==> flow/design.v <==
module alu #(
   parameter N_BITS = 32,
   parameter N_OPCODE = 6
)
(  input [N_BITS-1:0]   i_datoA,
   input [N_BITS-1:0]   i_datoB,
   input [N_OPCODE-1:0] i_opcode,
   output reg  [N_BITS-1:0] o_aluResult,
   output                   o_cero
);
   always @(*) begin
      case(i_opcode)
         6'b000000:  o_aluResult = i_datoA & i_datoB;
         6'b000001:   o_aluResult = i_datoA | i_datoB;
         6'b000010:  o_aluResult = i_datoA + i_datoB;
         6'b000011: o_aluResult = $unsigned(i_datoA) + $unsigned(i_datoB);
         6'b000100:  o_aluResult = ~(i_datoA | i_datoB);
         6'b000101:  begin
                o_aluResult = i_datoA ^ i_datoB; 
                end
         6'b000110:  o_aluResult = i_datoA << i_datoB;
         6'b000111:  o_aluResult = i_datoA >> i_datoB;
         6'b001000:  o_aluResult = i_datoA >>> i_datoB;
         6'b001001: o_aluResult = i_datoB << i_datoA;
         6'b001010: o_aluResult = i_datoB >> i_datoA;
         6'b001011: o_aluResult = i_datoB >>> i_datoA;
         6'b001100: o_aluResult = $unsigned(i_datoA) - $unsigned(i_datoB);
         6'b001101:  o_aluResult = i_datoA - i_datoB;
         6'b001110:  o_aluResult = i_datoA < i_datoB;
         6'b001111:  o_aluResult = i_datoB << 16;
         6'b010000:   o_aluResult = (i_datoA + i_datoB) & 32'h000000ff;
         6'b010001:   o_aluResult = (i_datoA + i_datoB) & 32'h0000ffff;
         6'b010010:  o_aluResult = ($unsigned(i_datoA) + $unsigned(i_datoB)) & 32'h000000ff;
         6'b010011:  o_aluResult = ($unsigned(i_datoA) + $unsigned(i_datoB)) & 32'h0000ffff;
         default: o_aluResult = {N_BITS{1'b0}}; 
      endcase
   end 
   assign o_cero = (o_aluResult == 0);
endmodule
`timescale 1ns / 1ps
module aluControl#(
      parameter N_OPCODE  = 6,
      parameter N_ALUOP = 2
)
(  input  [N_OPCODE-1:0]  i_funct,  
   input  [N_OPCODE-1:0]  i_op,     
   input  [N_ALUOP-1:0] i_aluOp,  
   output reg [N_OPCODE-1:0] o_opcodeAlu
);
   always@(*) begin
      case(i_aluOp)
      2'b00:  
      begin
         case(i_op)  
            6'b100000: o_opcodeAlu = 6'b010000;  
            6'b100001: o_opcodeAlu = 6'b010001;  
            6'b100011: o_opcodeAlu = 6'b010001;  
            6'b100100: o_opcodeAlu = 6'b010010;  
            6'b100101: o_opcodeAlu = 6'b010011;  
            6'b100111: o_opcodeAlu = 6'b000011;  
            6'b101000: o_opcodeAlu = 6'b0;  
            6'b101001: o_opcodeAlu = 6'b0;  
            6'b101011: o_opcodeAlu = 6'b0;  
            default: o_opcodeAlu = {N_OPCODE{1'b1}};   
         endcase
      end
      2'b01:  
      begin
         case(i_op)
            6'b000100,
            6'b000101: o_opcodeAlu = {N_OPCODE{1'b1}};  
            default: o_opcodeAlu = {N_OPCODE{1'b1}};
         endcase
      end
      2'b10:  
      begin
         case(i_funct)  
            6'b100100: o_opcodeAlu = 6'b000000;  
            6'b100101: o_opcodeAlu = 6'b000001;  
            6'b100001: o_opcodeAlu = 6'b000011;  
            6'b100111: o_opcodeAlu = 6'b000100;  
            6'b100110: o_opcodeAlu = 6'b000101;  
            6'b000000: o_opcodeAlu = 6'b000010;  
            6'b000011: o_opcodeAlu = 6'b001000;  
            6'b000100: o_opcodeAlu = 6'b001001;  
            6'b000110: o_opcodeAlu = 6'b001010;  
            6'b000111: o_opcodeAlu = 6'b001010;  
            6'b100011: o_opcodeAlu = 6'b001100;  
            6'b100010: o_opcodeAlu = 6'b001101;  
            6'b101010: o_opcodeAlu = 6'b001110;  
            6'b001000: o_opcodeAlu = {N_OPCODE{1'b1}};  
            6'b001001: o_opcodeAlu = {N_OPCODE{1'b1}};  
            default: o_opcodeAlu = {N_OPCODE{1'b1}};  
         endcase
      end
      2'b11:  
      begin
         case(i_op)  
            6'b001111: o_opcodeAlu = 6'b001111;  
            6'b001000: o_opcodeAlu = 6'b000010;  
            6'b001100: o_opcodeAlu = 6'b000000;  
            6'b001101: o_opcodeAlu = 6'b000001;  
            6'b001110: o_opcodeAlu = 6'b000101;  
            6'b001010: o_opcodeAlu = 6'b001110;  
            default: o_opcodeAlu = {N_OPCODE{1'b1}};  
         endcase
      end
      default: o_opcodeAlu = {N_OPCODE{1'b1}};  
      endcase
   end  
endmodule
`timescale 1ns / 1ps
module fowarding_unit #(
   parameter N_BITS_REG = 6
)
(   
   input  [N_BITS_REG-1:0] i_rt_id,
   input  [N_BITS_REG-1:0] i_rs_id,
   input  [N_BITS_REG-1:0] i_rd_EX_MEM,
   input  i_regWrite_EX_MEM,
   input  [N_BITS_REG-1:0] i_rd_MEM_WB, 
   input  i_regWrite_MEM_WB,
   output reg [1:0] o_forwardA,
   output reg [1:0] o_forwardB
);
   reg [2:0] temp1_EX;   
   reg [2:0] temp2_EX;   
   reg [3:0] temp1_MEM;  
   reg [3:0] temp2_MEM;  
   always @(*) begin 
      o_forwardA = 2'b00;
      o_forwardB = 2'b00;
      temp1_EX = {i_regWrite_EX_MEM, 
                     (i_rd_EX_MEM != 0), 
                     (i_rd_EX_MEM == i_rs_id)};
      temp2_EX = {i_regWrite_EX_MEM, 
                     (i_rd_EX_MEM != 0), 
                     (i_rd_EX_MEM == i_rt_id)};
      if(temp1_EX == 3'b111)
         o_forwardA = 2'b10;  
      if(temp2_EX == 3'b111)
         o_forwardB = 2'b10;  
      temp1_MEM = {i_regWrite_MEM_WB, 
                     (i_rd_MEM_WB != 0),
                  ~(i_regWrite_EX_MEM && (i_rd_EX_MEM != 0) && (i_rd_EX_MEM == i_rs_id)), 
                     (i_rd_MEM_WB == i_rs_id)};
      temp2_MEM = {i_regWrite_MEM_WB, 
                     (i_rd_MEM_WB != 0),
                  ~(i_regWrite_EX_MEM && (i_rd_EX_MEM != 0) && (i_rd_EX_MEM == i_rt_id)), 
                     (i_rd_MEM_WB == i_rt_id)};
      if(temp1_MEM == 4'b1111)
         o_forwardA = 2'b01;  
      if(temp2_MEM == 4'b1111)
         o_forwardB = 2'b01;  
   end 
endmodule
`timescale 1ns / 1ps
module IExecute #(
   parameter N_BITS = 32,
   parameter N_BITS_REG = 5,
   parameter N_OPCODE = 6
)
(  input i_clk, i_reset,
   input  i_exec_mode,
   input  i_step,
   input [1:0] i_aluOP,  
   input i_aluSrc,
   input [N_BITS-1:0] i_datoLeido1,  
   input [N_BITS-1:0] i_datoLeido2,
   input [N_BITS-1:0] i_datoExtSigno,
   input [N_BITS-1:0] i_instruccion,  
   input [N_BITS_REG-1:0] i_rt_id,  
   input [N_BITS_REG-1:0] i_rd_id,  
   input [N_BITS_REG-1:0] i_rt_OR_rd,  
   input [N_BITS_REG-1:0] i_rd_EX_MEM,  
   input [N_BITS_REG-1:0] i_rd_MEM_WB,  
   input [N_BITS_REG-1:0] i_rs_id,      
   input [N_BITS-1:0] i_wbData,
   input [N_BITS-1:0] i_memData,
   input i_memToReg,
   input i_regWrite_EX_MEM,
   input i_regWrite_MEM_WB,
   input [1:0] i_branch,
   input i_memWrite,
   input [1:0]i_memRead,
   input i_regWrite,
   input i_halt,
   output reg [N_BITS-1:0] o_instruccion,
   output reg  o_ceroSignal,
   output reg  [N_BITS-1:0] o_aluResult,
   output reg [N_BITS-1:0] o_datoLeido2,
   output reg [N_BITS_REG-1:0] o_rd_data,  
   output reg [N_BITS_REG-1:0] o_rt_OR_rd,
   output reg o_memToReg,
   output reg [1:0] o_branch,
   output reg o_memWrite,
   output reg o_memRead,
   output reg o_regWrite,
   output reg o_halt
);
   wire  [N_BITS-1:0] w_aluResult;
   wire  w_ceroSignal;
   wire [1:0] w_forwardA;
   wire [1:0] w_forwardB;
   reg [N_BITS-1:0] dato1ALU;  
   reg [N_BITS-1:0] dato2ALU;  
   reg [N_BITS-1:0] dato2_preALU;  
   wire [N_OPCODE-1:0] aluOpcode;  
   reg memToReg;
   reg regWrite_EX_MEM;
   reg regWrite_MEM_WB;
   reg branch;
   reg memWrite;
   reg memRead;
   always @(*)begin  
      case(w_forwardA)
         2'b00: dato1ALU = i_datoLeido1; 
         2'b01: dato1ALU = i_wbData;
         2'b10: dato1ALU = i_memData;
         default: dato1ALU = 32'h00000000;
      endcase
   end 
   always @(*)begin  
      case(w_forwardB)
         2'b00: dato2_preALU = i_datoLeido2; 
         2'b01: dato2_preALU = i_wbData;
         2'b10: dato2_preALU = i_memData;
         default: dato2_preALU = 32'h00000000;
      endcase
   end 
   always @(*)begin  
      case(i_aluSrc)
         1'b0: dato2ALU = dato2_preALU;
         1'b1: dato2ALU = i_datoExtSigno;
         default: dato2ALU = 32'h00000000;
      endcase
   end 
   always@(posedge i_clk) begin: EX_MEM
      if(i_reset) begin
         o_memToReg <= 1'b0;
         o_branch   <= 1'b0;
         o_memWrite <= 1'b0;
         o_memRead  <= 1'b0;
         o_aluResult <= 32'h00000000;
         o_ceroSignal <= 1'b0;
         o_datoLeido2 <= 32'h00000000;
         o_rd_data <= 6'b000000;
         o_rt_OR_rd <= 6'b000000;
         o_regWrite  <= 1'b0;
      end 
      else begin
         if((i_exec_mode == 1'b0 || (i_exec_mode && i_step)))
         begin
            o_instruccion <= i_instruccion;
            o_memToReg <= i_memToReg;
            o_branch   <= i_branch;
            o_memWrite <= i_memWrite;
            o_memRead  <= i_memRead;
            o_aluResult <= w_aluResult;
            o_ceroSignal <= w_ceroSignal;
            o_datoLeido2 <= dato2_preALU; 
            o_rd_data <= i_rd_id; 
            o_rt_OR_rd <= i_rt_OR_rd; 
            o_regWrite  <= i_regWrite;
            o_halt      <= i_halt;
         end
      end 
   end 
   aluControl
   u_aluBlock (
      .i_aluOp(i_aluOP),   
      .i_funct(i_instruccion[5:0]),  
      .i_op(i_instruccion[31:26]),  
      .o_opcodeAlu(aluOpcode)  
   );
   alu
   u_alu_1(
      .i_datoA(dato1ALU),
      .i_datoB(dato2ALU),
      .i_opcode(aluOpcode),
      .o_aluResult(w_aluResult),
      .o_cero(w_ceroSignal)
   );
   fowarding_unit
   u_corto (
      .i_rt_id(i_rt_id),
      .i_rs_id(i_rs_id),
      .i_rd_EX_MEM(i_rd_EX_MEM),
      .i_regWrite_EX_MEM(i_regWrite_EX_MEM),
      .i_rd_MEM_WB(i_rd_MEM_WB),
      .i_regWrite_MEM_WB(i_regWrite_MEM_WB),
      .o_forwardA(w_forwardA),
      .o_forwardB(w_forwardB)
   );
endmodule
-- From RTL to reports: IExecute
Tool output for the design above, in the order of the flow.
Lines are those of the file above, counted from 1.
Operators carry their Yosys type and port widths (W data, S select, Z words).
Cell names lack the library's common part.
Not given: n/a
- design top: IExecute
- clock: i_clk
- standard-cell library: sky130hd
- library corner: tt_025C_1v80

-- Elaborated design
Yosys after proc, flatten, opt, wreduce and memory -nomap, before mapping. Memory bits, and registers merged into a memory's read port (data or address), are not among the register bits. Print and check cells are not counted. Equal cells are merged and count once.
Memory sizes are those after Yosys's memory passes, which may raise the word count (mostly to a power of two), join words into wider ones and drop unused or constant bits.
- add/subtract/negate cells: 2
- noted bitwise operators: 9
- reduce/logical cells: 19
- noted equality and inequality tests: 49
- muxes and demuxes: 11
- shifts and indexed selects: 6
- $lt $le $gt $ge: 1
- operator list (cell ; number):
    $pmux W32 S16 ; 1
    $pmux W32 S3 ; 2
    $eq A6 B4 Y1 const B ; 14
    $pmux W6 S6 ; 2
    $shl A32 B32 Y32 ; 2
    $shr A32 B32 Y32 ; 2
    $sshr A32 B32 Y32 ; 2
    $pmux W32 S2 ; 1
    $eq A6 B6 Y1 const B ; 9
    $add A32 B32 Y32 ; 1
    $sub A32 B32 Y32 ; 1
    $lt A32 B32 Y1 ; 1
    $and A32 B32 Y32 ; 1
    $or A32 B32 Y32 ; 1
    $xor A32 B32 Y32 ; 1
    $not A32 Y32 ; 1
    $logic_not A32 Y1 ; 1
    $eq A6 B3 Y1 const B ; 4
    $eq A6 B5 Y1 const B ; 4
    $pmux W6 S4 ; 1
    $eq A5 B5 Y1 ; 4
    $eq A6 B2 Y1 const B ; 2
    $reduce_bool A6 Y1 ; 2
    $reduce_or A2 Y1 ; 5
    $eq A2 B2 Y1 const B ; 4
    $eq A4 B4 Y1 const B ; 2
    $mux W2 ; 4
    $eq A2 B1 Y1 const B ; 3
Not listed: further kinds 9, cells in them 19.
- noted cells after elaboration: 110
- noted input bits: 239
- ROM bits: 384
- memory cells at 1
- output and inout port bits at 114
- register bits: 114
- memories (name ; words ; width ; read ports ; write ports ; RTL line ; source):
    (name not given) ; 64 ; 6 ; 1 ; 0 ; 77 ; case(i_funct)

-- Longest topological paths
Longest topological path by Yosys (ltp), each cell counted once; first at word level (registers and memories cut), then after technology mapping (sequential cells cut; the memories' decode and read muxes count).
- word-level depth at 13
- ABC_AREA at 0
- depth in mapped cells: 30
- depth with buffers taken out at 25

-- Synthesis result
Yosys stat after the flow's synthesis: flattened, memories mapped to cells. It holds for the ABC_AREA given above (unset counts as 0); a run with the other value may have another netlist.
The area totals of this step are shown rounded.
- cells by type (type ; number ; area in all (um^2)):
    dfxtp_1 ; 81 ; 1.62E+03
    ha_1 ; 101 ; 1.26E+03
    a21oi_1 ; 240 ; 1.2E+03
    nor2_1 ; 293 ; 1.1E+03
    nor3_1 ; 210 ; 1.05E+03
    o21ai_0 ; 209 ; 1.05E+03
    edfxtp_1 ; 33 ; 990.95
    a211oi_1 ; 128 ; 960.922
    nand3_1 ; 186 ; 930.893
    nand2_1 ; 217 ; 814.531
    a311oi_1 ; 66 ; 578.054
    clkbuf_1 ; 152 ; 570.547
    mux2i_1 ; 56 ; 560.538
    o211ai_1 ; 68 ; 510.49
    inv_1 ; 97 ; 364.099
    a221oi_1 ; 41 ; 359.094
    buf_2 ; 69 ; 345.331
    o22ai_1 ; 53 ; 331.568
Other cell types: 85; their cells: 653.
- noted area of sequential cells: 2610 um^2
- synthesis area at 19800 um^2
- buffers: 251
- flip-flop cells at 114
- cells in the netlist: 2953
By module: a second synthesis without flattening, with its own total; a netlist apart from the flattened one above.
- noted cells (unflattened synthesis): 2817
- area (unflattened synthesis): 20400 um^2
Each row is one instance without its submodules.
- modules (module ; sequential area (um^2) ; area (um^2) ; instances ; cells):
    alu ; 0.0 ; 13800 ; 1 ; 2068
    IExecute ; 2610 ; 5750 ; 1 ; 642
    aluControl ; 0.0 ; 467 ; 1 ; 70
    fowarding_unit ; 0.0 ; 330 ; 1 ; 37

-- Worst setup path after synthesis
Path of least setup slack by OpenSTA after synthesis, without wires, with an ideal clock, recovery checks aside; 20% of the period is set as input and as output delay. Where synthesis merged equal registers, the netlist keeps one of their names.
- path type: in2reg
- start point: input port i_rs_id[4]
- end point: register o_ceroSignal
- noted required time: 11908 ps
- delay of the path at 6448 ps
- noted driving pins on the path: 27
- noted launch time at the first pin: 2400 ps
- noted data arrival time: 8756 ps
- setup time: 92 ps
- external input delay at 2400 ps
- period at 12000 ps
- buffers on the path at 6
- noted path slack: 3151 ps
- period reached after synthesis at 8849 ps
"delay of the path" = arrival - input delay + setup time.
"driving pins on the path": output pins that drive a net of the path, with the launching flip-flop's if there is one; two outputs of one cell count as two.
"period reached after synthesis" = period - worst setup slack (recovery checks aside). The figure is calculated, with input and output delays left at 20% of the set period.
The rows between start and end are the longest chain of elaborated cells between them; the timing report does not say that the signal goes this way. Where chains are equally long, one stands for them.
Each line given opens the expression or statement behind the cell; cells for indexed reads and writes are added by Yosys, which also makes memories of some case tables.
- cells stage by stage: xor2_1 -> or4b_1 -> clkbuf_1 -> nor2_2 -> mux2i_1 -> o21ai_1 -> clkbuf_1 -> clkbuf_1 -> buf_1 -> clkbuf_1 -> ha_1 -> clkbuf_1 -> nor2b_1 -> o21ai_0 -> a21boi_0 -> o21a_1 -> a41oi_1 -> o311a_1 -> o41ai_1 -> a221oi_1 -> o31ai_1 -> a21oi_1 -> a2111oi_0 -> nand4_1 -> nor4_1 -> nand4_1 -> o32ai_1
- length of the longest elaborated chain: 11
- elaborated cells between the ends (all ways) at 27
- classes of those cells: 2 x add/sub; 1 x compare; 6 x eq/ne; 6 x shift; 4 x mux; 5 x logic; 3 x reduce/logical
- RTL lines, path post-synthesis (item ; RTL line ; source):
    start: declaration ; 177 ; input [N_BITS_REG-1:0] i_rs_id,
    $eq A5 B5 Y1 ; 145 ; ~(i_regWrite_EX_MEM && (i_rd_EX_MEM != 0) && (i_rd_EX_MEM == i_rs_id)),
    $logic_and A1 B1 Y1 ; 145 ;
    $not A1 Y1 ; 145 ;
    $eq A4 B4 Y1 ; 151 ; if(temp1_MEM == 4'b1111)
    $mux W2 ; 151 ;
    $eq A2 B2 Y1 ; 216 ; case(w_forwardA)
    $pmux W32 S3 ; 216 ;
    $or A32 B32 Y32 ; 17 ; 6'b000100:  o_aluResult = ~(i_datoA | i_datoB);
    $not A32 Y32 ; 17 ;
    $pmux W32 S16 ; 12 ; case(i_opcode)
    $logic_not A32 Y1 ; 38 ; assign o_cero = (o_aluResult == 0);
    end: assignment ; 245 ; o_ceroSignal <= 1'b0;
    end: assignment ; 260 ; o_ceroSignal <= w_ceroSignal;
    end: declaration ; 189 ; output reg  o_ceroSignal,

-- Path in the finished layout
From the final timing report of job 1: the path of least setup slack in the routed layout; clock arrival at registers is part of the times.
The path's times are printed in steps of 10 ps; the period is the one set.
- path type: in2reg
- start point: input port i_rs_id[1]
- end point: register o_ceroSignal
- noted data arrival time: 13170 ps
- buffers on the path at 5
- noted driving pins on the path: 26
- noted required time: 13330 ps
- noted path slack: 160 ps
- setup time: 90 ps
- noted launch time at the first pin: 2580 ps
- period at 12900 ps
- external input delay at 2580 ps
The rows between start and end are the longest chain of elaborated cells between them; the timing report does not say that the signal goes this way. Where chains are equally long, one stands for them.
- cells stage by stage: clkdlybuf4s50_1 -> xor2_1 -> or4b_1 -> clkbuf_1 -> nor2_2 -> mux2i_1 -> o21ai_1 -> clkbuf_1 -> clkbuf_1 -> clkbuf_1 -> ha_1 -> o311ai_0 -> nand2_1 -> nand2_1 -> o211ai_1 -> a211oi_1 -> o31ai_1 -> a211o_1 -> a2111o_1 -> nor2_1 -> nand4_1 -> nor4b_2 -> nand4_1 -> nor4_1 -> nand4_1 -> o32ai_1
- length of the longest elaborated chain: 11
- elaborated cells between the ends (all ways) at 27
- classes of those cells: 2 x add/sub; 1 x compare; 6 x eq/ne; 6 x shift; 4 x mux; 5 x logic; 3 x reduce/logical
- RTL lines, path post-layout (item ; RTL line ; source):
    start: declaration ; 177 ; input [N_BITS_REG-1:0] i_rs_id,
    $eq A5 B5 Y1 ; 145 ; ~(i_regWrite_EX_MEM && (i_rd_EX_MEM != 0) && (i_rd_EX_MEM == i_rs_id)),
    $logic_and A1 B1 Y1 ; 145 ;
    $not A1 Y1 ; 145 ;
    $eq A4 B4 Y1 ; 151 ; if(temp1_MEM == 4'b1111)
    $mux W2 ; 151 ;
    $eq A2 B2 Y1 ; 216 ; case(w_forwardA)
    $pmux W32 S3 ; 216 ;
    $or A32 B32 Y32 ; 17 ; 6'b000100:  o_aluResult = ~(i_datoA | i_datoB);
    $not A32 Y32 ; 17 ;
    $pmux W32 S16 ; 12 ; case(i_opcode)
    $logic_not A32 Y1 ; 38 ; assign o_cero = (o_aluResult == 0);
    end: assignment ; 245 ; o_ceroSignal <= 1'b0;
    end: assignment ; 260 ; o_ceroSignal <= w_ceroSignal;
    end: declaration ; 189 ; output reg  o_ceroSignal,

Top module IExecute; platform sky130hd; tools Yosys and OpenROAD; 4 stored runs in no particular order. Input and output delays are each 20% of the period that was set; the output load is 0.01 pF.
The measured numbers are rounded.

Job 1
Settings were ABC_AREA = 0; CAP_MARGIN = 5; CELL_PAD_IN_SITES_DETAIL_PLACEMENT = 1; CELL_PAD_IN_SITES_GLOBAL_PLACEMENT = 1; CORE_ASPECT_RATIO = 0.85; CORE_MARGIN = 8; CORE_UTILIZATION = 17; CTS_CLUSTER_DIAMETER = 105; CTS_CLUSTER_SIZE = 47; GPL_ROUTABILITY_DRIVEN = 0; GPL_TIMING_DRIVEN = 0; HOLD_SLACK_MARGIN = -0.08; MAX_ROUTING_LAYER = met5; MIN_ROUTING_LAYER = met1; PLACE_DENSITY = 0.48; SLEW_MARGIN = 25; TNS_END_PERCENT = 15; period_ns = 12.9
- noted the synthesis area: 19800 um^2
- worst setup slack after layout: 164 ps
- noted the final setup TNS: 0 ps
- die size at 128000 um^2
- utilization after layout at 22.8%

Job 2
Settings were CAP_MARGIN = 25; CELL_PAD_IN_SITES_DETAIL_PLACEMENT = 1; CORE_UTILIZATION = 31; CTS_CLUSTER_DIAMETER = 39; MAX_ROUTING_LAYER = met5; SETUP_SLACK_MARGIN = -1.22; period_ns = 15.5; CORE_MARGIN = 2; SLEW_MARGIN = 20
- noted the synthesis area: 19800 um^2
- worst setup slack after layout: 3590 ps
- noted the final setup TNS: 0 ps
- die size at 66100 um^2
- utilization after layout at 40.1%

Job 3
Settings were ABC_AREA = 1; CAP_MARGIN = 5; CELL_PAD_IN_SITES_DETAIL_PLACEMENT = 1; CORE_ASPECT_RATIO = 0.85; CORE_UTILIZATION = 17; CTS_CLUSTER_SIZE = 80; HOLD_SLACK_MARGIN = -0.08; MAX_ROUTING_LAYER = met4; MIN_ROUTING_LAYER = met1; PLACE_DENSITY = 0.48; SLEW_MARGIN = 25; TNS_END_PERCENT = 35; period_ns = 8.01; CORE_MARGIN = 2
- noted the synthesis area: 20000 um^2
- worst setup slack after layout: 404 ps
- noted the final setup TNS: 0 ps
- die size at 120000 um^2
- utilization after layout at 22.7%

Job 4
Settings were CORE_UTILIZATION = 40; period_ns = 12.0; CAP_MARGIN = 20; CORE_MARGIN = 2; SLEW_MARGIN = 20
- noted the synthesis area: 19800 um^2
- worst setup slack after layout: 1490 ps
- noted the final setup TNS: 0 ps
- die size at 51400 um^2
- utilization after layout at 51.1%
